==> flow/design.v <==
`timescale 1ns / 1ps
module alu(
    input [2:0] funct3_in,    
    input [6:0] opcode_in, funct7_in,
    input [31:0] rs1_value_in, mux_result_in,    
    output reg [31:0] alu_result_out, raw_output
);
    localparam  reg_reg     = 7'b0110011,
                immediate   = 7'b0010011;
    always @(*) begin
        alu_result_out = 32'b0;
        case (opcode_in)
            immediate: begin
                case (funct3_in)
                    3'b000: alu_result_out = rs1_value_in + mux_result_in;
                    3'b001: alu_result_out = rs1_value_in << mux_result_in[4:0];
                    3'b010: alu_result_out = ($signed(rs1_value_in) < $signed(mux_result_in)) ? 1 : 0;
                    3'b011: alu_result_out = (rs1_value_in < mux_result_in) ? 1 : 0;
                    3'b100: alu_result_out = rs1_value_in ^ mux_result_in;
                    3'b101: begin
                        if (mux_result_in[11:5] == 0) alu_result_out = rs1_value_in >> mux_result_in[4:0];
                        else alu_result_out = $signed(rs1_value_in) >>> mux_result_in[4:0];
                    end
                    3'b110: alu_result_out = rs1_value_in | mux_result_in;
                    3'b111: alu_result_out = rs1_value_in & mux_result_in;          
                endcase
            end
            reg_reg: begin
                case (funct3_in)
                    3'b000: begin
                        if (funct7_in == 0) alu_result_out = rs1_value_in + mux_result_in;
                        else alu_result_out = rs1_value_in - mux_result_in;
                    end
                    3'b001: alu_result_out = rs1_value_in << mux_result_in[4:0];
                    3'b010: alu_result_out = ($signed(rs1_value_in) < $signed(mux_result_in)) ? 1 : 0;
                    3'b011: alu_result_out = (rs1_value_in < mux_result_in) ? 1 : 0;
                    3'b100: alu_result_out = rs1_value_in ^ mux_result_in;
                    3'b101: begin
                        if (funct7_in == 0) alu_result_out = rs1_value_in >> mux_result_in[4:0];
                        else alu_result_out = $signed(rs1_value_in) >>> mux_result_in[4:0];
                    end
                    3'b110: alu_result_out = rs1_value_in | mux_result_in;
                    3'b111: alu_result_out = rs1_value_in & mux_result_in;
                endcase             
            end
            default: begin
                alu_result_out = 32'b0;
            end
        endcase
        raw_output = alu_result_out;
    end        
endmodule
`timescale 1ns / 1ps
module decoder(
    input [31:0] instruction,
    output reg imm_sel_out, write_enable_out,
    output reg [2:0] funct3_out,
    output reg [4:0] rd_sel_out, rs1_sel_out, rs2_sel_out,
    output reg [6:0] funct7_out, opcode_out,
    output reg [11:0] imm_value_out
);
    localparam  reg_reg         = 7'b0110011,
                immediate       = 7'b0010011,
                upper_immediate = 7'b0110111,
                store           = 7'b0100011,
                branch          = 7'b1100011,
                jump            = 7'b1101111;
   always @(*) begin
        opcode_out = instruction[6:0];
        funct7_out = instruction[31:25];
        rs2_sel_out = instruction[24:20];
        rs1_sel_out = instruction[19:15];
        funct3_out = instruction[14:12];
        rd_sel_out = instruction[11:7];
        imm_value_out = instruction[31:20];
        imm_sel_out = 0;
        write_enable_out = 0;
        case (opcode_out)
            immediate: begin
                imm_sel_out = 1;
                write_enable_out = 1;             
            end
            reg_reg: begin
                imm_sel_out = 0;
                write_enable_out = 1;
            end
            default: begin
                imm_sel_out = 0;
                write_enable_out = 0;
            end
        endcase
   end
endmodule
`timescale 1ns / 1ps
module mux_alu(
    input imm_sel_in,
    input [11:0] imm_value_in,
    input [31:0] rs2_value_in,
    output [31:0] mux_result_out,
    output [11:0] trace_imm    
);
    assign mux_result_out = (imm_sel_in) ? {{20{imm_value_in[11]}}, imm_value_in} : rs2_value_in;
    assign trace_imm = imm_value_in;
endmodule
`timescale 1ns / 1ps
module raw_handler(
    input clk,
    input write_enable_in, write_enable_in_2,
    input [4:0] rs1_sel_in, rs2_sel_in, rd_write_back_in, rd_write_back_in_2,
    input [31:0] rs1_value_in, rs2_value_in, rd_value_in, rd_wb_value_2,
    output reg [4:0] get_rs1, get_rs2,
    output reg [31:0] rs1_value_out, rs2_value_out    
);
    always @(*) begin
        get_rs1 = rs1_sel_in;
        get_rs2 = rs2_sel_in;
        if (write_enable_in && rd_write_back_in != 5'b00000 && rs1_sel_in == rd_write_back_in) begin
            rs1_value_out = rd_value_in;
        end
        else if (write_enable_in_2 && rd_write_back_in_2 != 5'b00000 && rs1_sel_in == rd_write_back_in_2) begin
            rs1_value_out = rd_wb_value_2;
        end
        else begin
            rs1_value_out = rs1_value_in;
        end
        if (write_enable_in && rd_write_back_in != 5'b00000 && rs2_sel_in == rd_write_back_in) begin
            rs2_value_out = rd_value_in;
        end
        else if (write_enable_in_2 && rd_write_back_in_2 != 5'b00000 && rs2_sel_in == rd_write_back_in_2) begin
            rs2_value_out = rd_wb_value_2;
        end        
        else begin
            rs2_value_out = rs2_value_in;
        end
    end
endmodule
`timescale 1ns / 1ps
module register_file(
    input clk, write_enable_in,
    input [4:0] rd_sel_in, rs1_sel_in, rs2_sel_in,
    input [31:0] write_data_in,
    output reg [31:0] rs1_value_out, rs2_value_out,
    output reg [4:0] trace_rd, trace_rs1, trace_rs2,
    output reg [31:0] trace_write_in
);
    reg [31:0] registers [0:31];
    always @(*) begin
        rs1_value_out = (rs1_sel_in == 5'b00000) ? 32'b0 : registers[rs1_sel_in];
        rs2_value_out = (rs2_sel_in == 5'b00000) ? 32'b0 : registers[rs2_sel_in];
    end
    always @(posedge clk) begin
        if (write_enable_in && rd_sel_in != 5'b00000) begin
            registers[rd_sel_in] <= write_data_in;
        end   
        trace_rd <= rd_sel_in;
        trace_rs1 <= rs1_sel_in;
        trace_rs2 <= rs2_sel_in;
        trace_write_in <= write_data_in;   
    end
endmodule
`timescale 1ns / 1ps
module pipeline_reg_alu(
    input clk,
    input write_enable_in,
    input [4:0] rd_sel_in,
    input [31:0] alu_result_in,
    output reg write_enable_out,
    output reg [4:0] rd_sel_out, rd_write_back_2,
    output reg [31:0] alu_result_out, rd_wb_value_2
);
    always @(posedge clk) begin
        rd_sel_out <= rd_sel_in;
        alu_result_out <= alu_result_in;
        write_enable_out <= write_enable_in;
        rd_write_back_2 <= rd_sel_in;
        rd_wb_value_2 <= alu_result_in;                        
    end
endmodule
`timescale 1ns / 1ps
module pipeline_reg_decoder(
    input clk,
    input write_enable_in,
    input [31:0] mux_result_in, rs1_value_in,
    input [6:0] opcode_in, funct7_in,
    input [4:0] rd_sel_in,
    input [2:0] funct3_in,
    output reg write_enable_out,
    output reg [31:0] mux_result_out, rs1_value_out,
    output reg [6:0] opcode_out, funct7_out,
    output reg [4:0] rd_sel_out, raw_rd,
    output reg [2:0] funct3_out
);
    always @(posedge clk) begin
        write_enable_out <= write_enable_in;
        mux_result_out <= mux_result_in;
        rs1_value_out <= rs1_value_in;
        opcode_out <= opcode_in;
        funct7_out <= funct7_in;
        rd_sel_out <= rd_sel_in;
        funct3_out <= funct3_in;
        raw_rd <= rd_sel_in;  
    end
endmodule
`timescale 1ns / 1ps
module pipeline_reg_instruction(
    input clk,
    input [31:0] instruction_in,
    output reg [31:0] instruction_out,
    output reg [31:0] trace_instruction
);
    always @(posedge clk) begin
        instruction_out <= instruction_in;
        trace_instruction <= instruction_in;
    end
endmodule
`timescale 1ns / 1ps
module program_counter(
    input clk, rst_n,
    output reg [31:0] program_count
);
    always @(posedge clk) begin
        if (!rst_n) begin
            program_count <= 0;
        end
        else begin
            program_count <= program_count + 4;
        end
    end
endmodule
`timescale 1ns / 1ps
module cpu(
    input rst_n, clk,
    input [31:0] imem_insn,
    output [31:0] imem_addr,
    output [31:0] trace_instruction, trace_rd_value,
    output [11:0] trace_imm,
    output [4:0] trace_rd, trace_rs1, trace_rs2
);
    wire        imm_sel,
                write_enable,
                write_enable_reg,
                write_enable_alu;
    wire [31:0] instruction_reg,
                mux_result,
                mux_result_reg,
                rs1_value,
                rs1_value_reg,
                rs2_value,
                rs2_value_reg,
                alu_result,
                alu_result_reg,
                rd_wb_value,
                rd_wb_value_2,
                raw_rs1_value,
                raw_rs2_value;
    wire [11:0] imm_value;
    wire [6:0]  funct7,
                funct7_reg,
                opcode,
                opcode_reg;
    wire [4:0]  rd_sel,
                rd_sel_reg,
                rd_sel_wb,
                rd_write_back,
                rd_write_back_2,
                rs1_sel,
                rs1_sel_reg,
                rs2_sel,
                rs2_sel_reg,
                get_rs1,
                get_rs2;                
    wire [2:0]  funct3,
                funct3_reg;    
    pipeline_reg_instruction pri(
        .clk(clk),
        .instruction_in(imem_insn),
        .instruction_out(instruction_reg),
        .trace_instruction(trace_instruction)
    );
    pipeline_reg_decoder prd(
        .clk(clk),
        .write_enable_in(write_enable),
        .mux_result_in(mux_result),
        .rs1_value_in(raw_rs1_value),
        .opcode_in(opcode),
        .funct7_in(funct7),
        .rd_sel_in(rd_sel),
        .funct3_in(funct3),
        .write_enable_out(write_enable_reg),
        .mux_result_out(mux_result_reg),
        .rs1_value_out(rs1_value_reg),
        .opcode_out(opcode_reg),
        .funct7_out(funct7_reg),
        .rd_sel_out(rd_sel_reg),
        .funct3_out(funct3_reg),
        .raw_rd(rd_write_back)
    );
    pipeline_reg_alu pra(
        .clk(clk),
        .write_enable_in(write_enable_reg),
        .rd_sel_in(rd_sel_reg),
        .alu_result_in(alu_result),
        .write_enable_out(write_enable_alu),
        .rd_sel_out(rd_sel_wb),
        .alu_result_out(alu_result_reg),
        .rd_write_back_2(rd_write_back_2),
        .rd_wb_value_2(rd_wb_value_2)
    );
    program_counter pc(
        .clk(clk),
        .rst_n(rst_n),
        .program_count(imem_addr)
    );
    decoder dcr(
        .instruction(instruction_reg),
        .funct3_out(funct3),
        .funct7_out(funct7),
        .rd_sel_out(rd_sel),
        .rs1_sel_out(rs1_sel),
        .rs2_sel_out(rs2_sel),
        .imm_value_out(imm_value),
        .opcode_out(opcode),
        .imm_sel_out(imm_sel),
        .write_enable_out(write_enable)
    );
    mux_alu mux(
        .imm_sel_in(imm_sel),
        .imm_value_in(imm_value),
        .rs2_value_in(raw_rs2_value),
        .mux_result_out(mux_result),
        .trace_imm(trace_imm)
    );
    alu alu(
        .opcode_in(opcode_reg),
        .funct3_in(funct3_reg),
        .funct7_in(funct7_reg),
        .rs1_value_in(rs1_value_reg),
        .mux_result_in(mux_result_reg),
        .alu_result_out(alu_result),
        .raw_output(rd_wb_value)
    );
    raw_handler rwh(
        .clk(clk),
        .write_enable_in(write_enable_reg),
        .write_enable_in_2(write_enable_alu),
        .rs1_sel_in(rs1_sel),
        .rs2_sel_in(rs2_sel),
        .rd_write_back_in(rd_write_back),
        .rd_write_back_in_2(rd_write_back_2),
        .rs1_value_in(rs1_value),
        .rs2_value_in(rs2_value),
        .rd_value_in(rd_wb_value),
        .rd_wb_value_2(rd_wb_value_2),
        .get_rs1(get_rs1),
        .get_rs2(get_rs2),
        .rs1_value_out(raw_rs1_value),
        .rs2_value_out(raw_rs2_value)
    );
    register_file rgf(
        .clk(clk),
        .write_enable_in(write_enable_alu),
        .rd_sel_in(rd_sel_wb),
        .rs1_sel_in(get_rs1),
        .rs2_sel_in(get_rs2),
        .write_data_in(alu_result_reg),
        .rs1_value_out(rs1_value),
        .rs2_value_out(rs2_value),
        .trace_rd(trace_rd),
        .trace_rs1(trace_rs1),
        .trace_rs2(trace_rs2),
        .trace_write_in(trace_rd_value) 
    );
endmodule
==> Step by step through the tools: cpu <==
The steps from the RTL of cpu to its reports follow in flow order.
Line numbers count from 1 in the design file above.
Operators: Yosys type, input widths -> output width; for muxes data width and select width s.
Cell names lack the library's common part.
{ "inputs": {"top": "cpu", "clock": "clk", "lib": "sky130hd", "corner": "tt_025C_1v80"} }

==> Word-level counts <==
Source: Yosys, flattened and elaborated, memories not mapped. Widths are those after wreduce; folded enables and synchronous resets count as part of the registers. Print and check cells do not count.
Memory sizes are those after Yosys's memory passes, which may raise the word count (mostly to a power of two), join words into wider ones and drop unused or constant bits.
{ "bits": {"reg_bits": 236, "mem_bits_rw": 1024, "clocked_rd_ports_x_width": 64, "mem_count": 1, "in_bits": 34, "output_inout_bits": 123, "word_cells": 77} }
{ "classes": {"addsub": 3, "cmp": 2, "n_eq": 15, "n_shift": 3, "mux": 20, "n_logic": 3, "n_reduce_logical": 14} }
{ "memory_table": {"columns": ["memory", "size", "width", "read_ports", "write_ports", "line_no", "source"], "rows": [
  ["rgf.registers", 32, 32, 2, 1, 146, "reg [31:0] registers [0:31];"]
]} }
{ "op_table": {"columns": ["op", "count"], "rows": [
  ["$pmux 32 s8", 2],
  ["$mux 32", 11],
  ["$lt 32x32->1", 2],
  ["$pmux 32 s2", 1],
  ["$add 32x3->32 const B", 1],
  ["$add 32x32->32", 1],
  ["$sub 32x32->32", 1],
  ["$and 32x32->32", 1],
  ["$or 32x32->32", 1],
  ["$xor 32x32->32", 1],
  ["$shl 32x5->32", 1],
  ["$shr 32x5->32", 1],
  ["$sshr 32x5->32", 1],
  ["$eq 5x5->1", 4],
  ["$eq 7x5->1 const B", 2],
  ["$eq 7x6->1 const B", 2],
  ["$logic_not 7->1", 2],
  ["$eq 3x3->1 const B", 4],
  ["$logic_not 5->1", 2],
  ["$reduce_bool 5->1", 2],
  ["$logic_and 1x1->1", 6],
  ["$eq 3x2->1 const B", 2],
  ["$mux 5", 1],
  ["$mux 1", 5],
  ["$eq 3x1->1 const B", 1],
  ["$logic_not 3->1", 1],
  ["$reduce_or 2->1", 1]
]} }

==> Logic depth <==
Yosys ltp: most cells in a row. Word level: on the elaborated netlist, between registers, memories and ports. Mapped: between sequential cells and ports; inverters and the memories' decode and read muxes count.
{ "logic_depth": {"ltp_word": 6, "ABC_AREA": 0, "ltp_mapped": 15} }

==> Netlist <==
Yosys stat after the flow's synthesis: flattened, memories mapped to cells. It holds for the ABC_AREA given above (unset counts as 0); a run with the other value may have another netlist.
{ "types": {"columns": ["cell", "count", "type_area_um2"], "rows": [
  ["edfxtp_1", 1024, 3.07E+04],
  ["mux4_2", 376, 8.47E+03],
  ["dfxtp_1", 234, 4.68E+03],
  ["mux2i_1", 431, 4.31E+03],
  ["a221oi_1", 171, 1.5E+03],
  ["a21oi_1", 246, 1.23E+03],
  ["ha_1", 98, 1.23E+03],
  ["nor2_1", 327, 1.23E+03],
  ["o21ai_0", 236, 1.18E+03],
  ["nand2_1", 233, 874.589],
  ["mux2_2", 68, 765.734],
  ["clkbuf_1", 202, 758.227],
  ["a22oi_1", 99, 743.213],
  ["xnor2_1", 53, 464.195],
  ["inv_1", 113, 424.157],
  ["buf_2", 76, 380.365],
  ["nand3_1", 76, 380.365],
  ["o211ai_1", 46, 345.331]
]} }
Other cell types: 71; their cells: 616.
{ "synth_totals": {"stdcells": 4725, "yosys_area_um2": 64106.5, "flip_flops": 1258, "n_buf": 373} }
The figures by module come from a second, unflattened synthesis with its own total; it is not the netlist above.
{ "unflattened": {"cells_unflattened": 4901, "hier_area_um2": 66657.7} }
Rows give one instance, submodules left out.
{ "modules": {"columns": ["module", "instances", "n_cells", "area_um2", "seq_area_um2"], "rows": [
  ["register_file", 1, 2611, 48845.6, 31690.4],
  ["alu", 1, 1429, 9301.4, 0.0],
  ["raw_handler", 1, 365, 2319.7, 0.0],
  ["pipeline_reg_decoder", 1, 92, 1779.2, 1741.7],
  ["program_counter", 1, 168, 1473.9, 600.6],
  ["pipeline_reg_alu", 1, 75, 1038.5, 760.7],
  ["pipeline_reg_instruction", 1, 64, 880.8, 640.6],
  ["mux_alu", 1, 50, 641.9, 0.0],
  ["decoder", 1, 47, 376.6, 0.0],
  ["cpu", 1, 0, 0.0, 0.0]
]} }

==> Timing after synthesis <==
Path of least setup slack by OpenSTA after synthesis, without wires, with an ideal clock, recovery checks aside; 20% of the period is set as input and as output delay. Where synthesis merged equal registers, the netlist keeps one of their names.
{ "synth_path": {"kind": "flip-flop to flip-flop", "startpoint": "register prd.mux_result_out[2]", "endpoint": "register prd.mux_result_out[30]", "tclk_ps": 5000, "launch_ps": 0, "arrival_time_ps": 3819, "t_required_ps": 4921, "slack_ps": 1102, "delay_ps": 3898, "path_stages": 16, "n_path_buf": 3, "synth_period_reached_ps": 3898} }
"delay_ps" = arrival - input delay + setup time.
"path_stages": output pins that drive a net of the path, with the launching flip-flop's if there is one; two outputs of one cell count as two.
"synth_period_reached_ps" = period - worst setup slack (recovery checks aside). The figure is calculated, with input and output delays left at 20% of the set period.
The rows between start and end are the longest chain of elaborated cells between them; the timing report does not say that the signal goes this way. Where chains are equally long, one stands for them.
A line is the first line of the expression or statement that the cell stems from. Yosys adds cells for indexed reads and writes and turns some case tables into memories.
{ "synth_between": {"path_cell_list": "dfxtp_1 inv_1 buf_1 clkbuf_1 buf_1 ha_1 a211oi_1 o211ai_1 a41oi_2 o311a_1 o21bai_1 a311oi_1 xnor2_1 a221oi_1 or3_1 o211ai_1", "elab_chain_cells": 6} }
{ "synth_rtl": {"columns": ["item", "line_no", "source"], "rows": [
  ["start, declared", 188, "output reg [31:0] mux_result_out, rs1_value_out,"],
  ["start, assigned", 195, "mux_result_out <= mux_result_in;"],
  ["$sub 32x32->32", 32, "else alu_result_out = rs1_value_in - mux_result_in;"],
  ["$mux 32", 31, "if (funct7_in == 0) alu_result_out = rs1_value_in + mux_result_in;"],
  ["$pmux 32 s8", 29, "case (funct3_in)"],
  ["$pmux 32 s2", 12, "case (opcode_in)"],
  ["$mux 32", 126, "if (write_enable_in && rd_write_back_in != 5'b00000 && rs2_sel_in == rd_write_back_in) begin"],
  ["$mux 32", 102, "assign mux_result_out = (imm_sel_in) ? {{20{imm_value_in[11]}}, imm_value_in} : rs2_value_in;"],
  ["end, assigned", 195, null],
  ["end, declared", 188, null]
]} }

==> Path in the finished layout <==
Path of least setup slack in the final report of flow run A (OpenROAD, finished layout, wires in). Where an end is a register, its clock arrival counts in the times.
The report prints the path's times to 10 ps; the period is as set.
{ "layout_path": {"kind": "flip-flop to flip-flop", "startpoint": "register prd.mux_result_out[0]", "endpoint": "register prd.rs1_value_out[3]", "tclk_ps": 4740, "launch_ps": 770, "arrival_time_ps": 4850, "t_required_ps": 5330, "slack_ps": 480, "path_stages": 13, "n_path_buf": 2} }
The rows between start and end are the longest chain of elaborated cells between them; the timing report does not say that the signal goes this way. Where chains are equally long, one stands for them.
{ "layout_between": {"path_cell_list": "dfxtp_2 buf_4 inv_2 buf_12 mux2i_1 nor2_1 a21oi_1 a21oi_1 o221ai_1 a21oi_1 o21ai_0 nor2_1 a31oi_1", "elab_chain_cells": 5} }
{ "layout_rtl": {"columns": ["item", "line_no", "source"], "rows": [
  ["start, declared", 188, "output reg [31:0] mux_result_out, rs1_value_out,"],
  ["start, assigned", 195, "mux_result_out <= mux_result_in;"],
  ["$sub 32x32->32", 32, "else alu_result_out = rs1_value_in - mux_result_in;"],
  ["$mux 32", 31, "if (funct7_in == 0) alu_result_out = rs1_value_in + mux_result_in;"],
  ["$pmux 32 s8", 29, "case (funct3_in)"],
  ["$pmux 32 s2", 12, "case (opcode_in)"],
  ["$mux 32", 117, "if (write_enable_in && rd_write_back_in != 5'b00000 && rs1_sel_in == rd_write_back_in) begin"],
  ["end, assigned", 196, "rs1_value_out <= rs1_value_in;"],
  ["end, declared", 188, null]
]} }
Some nets on the timed path still bear RTL names; the line given drives or declares the net.
{ "layout_nets": {"columns": ["net", "line_no"], "rows": [
  ["alu.alu_result_out[3]", 12]
]} }

Subject: flow runs of cpu

Hi,

Record of 6 stored runs of the RTL-to-layout flow on cpu, platform sky130hd. The runs are unordered. Constraints: input delay and output delay 20% of the set period each, output load 0.01 pF.
"achieved_period_ps" is the run's clock period less its worst setup slack. It is reckoned from that one timing run; input and output delays stay at 20% of the period that was set.
"worst_path_allowed_less_slack_ps": the worst setup path's part of the clock period (all of it between registers, 20% less for each end at a port) less its slack. A launch clock that arrives late makes it longer, a capture clock that arrives late makes it shorter.
"power.total_uw" is the tool's figure for a default switching activity; nothing was simulated.
"worst_path_allowed_less_slack_ps" is given in steps of 10 ps.
[
  {
    "run": "flow run A",
    "settings": { "CORE_UTILIZATION": 50, "period_ns": 4.74, "CAP_MARGIN": 20, "CORE_MARGIN": 2, "SLEW_MARGIN": 20 },
    "results": { "hold_worst_slack_ps": 356, "ys_area_um2": 64106.5, "total_negative_slack_ps": 0, "layout_utilization_pct": 57.9, "total_die_area_um2": 131095.0, "achieved_period_ps": 4259, "setup_worst_slack_ps": 481, "final_stdcell_area_um2": 73705.7, "power.total_uw": 27381, "worst_path_allowed_less_slack_ps": 4260, "timing.worst_path_kind": "flip-flop to flip-flop" }
  },
  {
    "run": "flow run B",
    "settings": { "CORE_UTILIZATION": 50, "period_ns": 5.0, "CAP_MARGIN": 20, "CORE_MARGIN": 2, "SLEW_MARGIN": 20 },
    "results": { "hold_worst_slack_ps": 350, "ys_area_um2": 64106.5, "total_negative_slack_ps": 0, "layout_utilization_pct": 57.5, "total_die_area_um2": 131095.0, "achieved_period_ps": 4630, "setup_worst_slack_ps": 370, "final_stdcell_area_um2": 73214.0, "power.total_uw": 25547, "worst_path_allowed_less_slack_ps": 4630, "timing.worst_path_kind": "flip-flop to flip-flop" }
  },
  {
    "run": "flow run C",
    "settings": { "CELL_PAD_IN_SITES_DETAIL_PLACEMENT": 1, "CELL_PAD_IN_SITES_GLOBAL_PLACEMENT": 2, "CORE_ASPECT_RATIO": 0.54, "CORE_MARGIN": 6, "CTS_CLUSTER_DIAMETER": 330, "GPL_TIMING_DRIVEN": 1, "HOLD_SLACK_MARGIN": -0.02, "MAX_ROUTING_LAYER": "met4", "PLACE_DENSITY_LB_ADDON": 0.2, "SLEW_MARGIN": 40, "TNS_END_PERCENT": 60, "period_ns": 2.8, "CAP_MARGIN": 20, "CORE_UTILIZATION": 40 },
    "results": { "hold_worst_slack_ps": 213, "ys_area_um2": 64106.5, "total_negative_slack_ps": -30780, "layout_utilization_pct": 53.3, "total_die_area_um2": 170479.0, "achieved_period_ps": 3486, "setup_worst_slack_ps": -686, "final_stdcell_area_um2": 84343.4, "power.total_uw": 49473, "worst_path_allowed_less_slack_ps": 3490, "timing.worst_path_kind": "flip-flop to flip-flop" }
  },
  {
    "run": "flow run D",
    "settings": { "ABC_AREA": 1, "CAP_MARGIN": 15, "CELL_PAD_IN_SITES_DETAIL_PLACEMENT": 2, "CELL_PAD_IN_SITES_GLOBAL_PLACEMENT": 1, "CORE_MARGIN": 3, "CORE_UTILIZATION": 51, "CTS_CLUSTER_DIAMETER": 152, "CTS_CLUSTER_SIZE": 45, "GPL_ROUTABILITY_DRIVEN": 0, "HOLD_SLACK_MARGIN": 0.21, "MAX_ROUTING_LAYER": "met5", "PLACE_DENSITY_LB_ADDON": 0.05, "SETUP_SLACK_MARGIN": 0.7, "SLEW_MARGIN": 5, "TNS_END_PERCENT": 45, "period_ns": 6.18 },
    "outcome": "not finished: placement ended with error DPL-0033"
  },
  {
    "run": "flow run E",
    "settings": { "CAP_MARGIN": 15, "CELL_PAD_IN_SITES_DETAIL_PLACEMENT": 2, "CELL_PAD_IN_SITES_GLOBAL_PLACEMENT": 1, "CORE_UTILIZATION": 46, "GPL_ROUTABILITY_DRIVEN": 1, "HOLD_SLACK_MARGIN": 0.06, "MAX_ROUTING_LAYER": "met4", "PLACE_DENSITY_LB_ADDON": 0.05, "TNS_END_PERCENT": 45, "period_ns": 3.55, "CORE_MARGIN": 2, "SLEW_MARGIN": 20 },
    "results": { "hold_worst_slack_ps": 339, "ys_area_um2": 64106.5, "total_negative_slack_ps": 0, "layout_utilization_pct": 55.8, "total_die_area_um2": 142363.0, "achieved_period_ps": 3528, "setup_worst_slack_ps": 22, "final_stdcell_area_um2": 76851.2, "power.total_uw": 38171, "worst_path_allowed_less_slack_ps": 3530, "timing.worst_path_kind": "flip-flop to flip-flop" }
  },
  {
    "run": "flow run F",
    "settings": { "ABC_AREA": 0, "CAP_MARGIN": 5, "CELL_PAD_IN_SITES_DETAIL_PLACEMENT": 1, "CELL_PAD_IN_SITES_GLOBAL_PLACEMENT": 2, "CORE_MARGIN": 2, "CORE_UTILIZATION": 39, "CTS_CLUSTER_DIAMETER": 237, "GPL_ROUTABILITY_DRIVEN": 0, "GPL_TIMING_DRIVEN": 0, "MIN_ROUTING_LAYER": "met2", "PLACE_DENSITY": 0.53, "SETUP_SLACK_MARGIN": 0.05, "TNS_END_PERCENT": 90, "period_ns": 3.14, "SLEW_MARGIN": 20 },
    "outcome": "not finished: routing ended with error GRT-0232"
  }
]

Regards
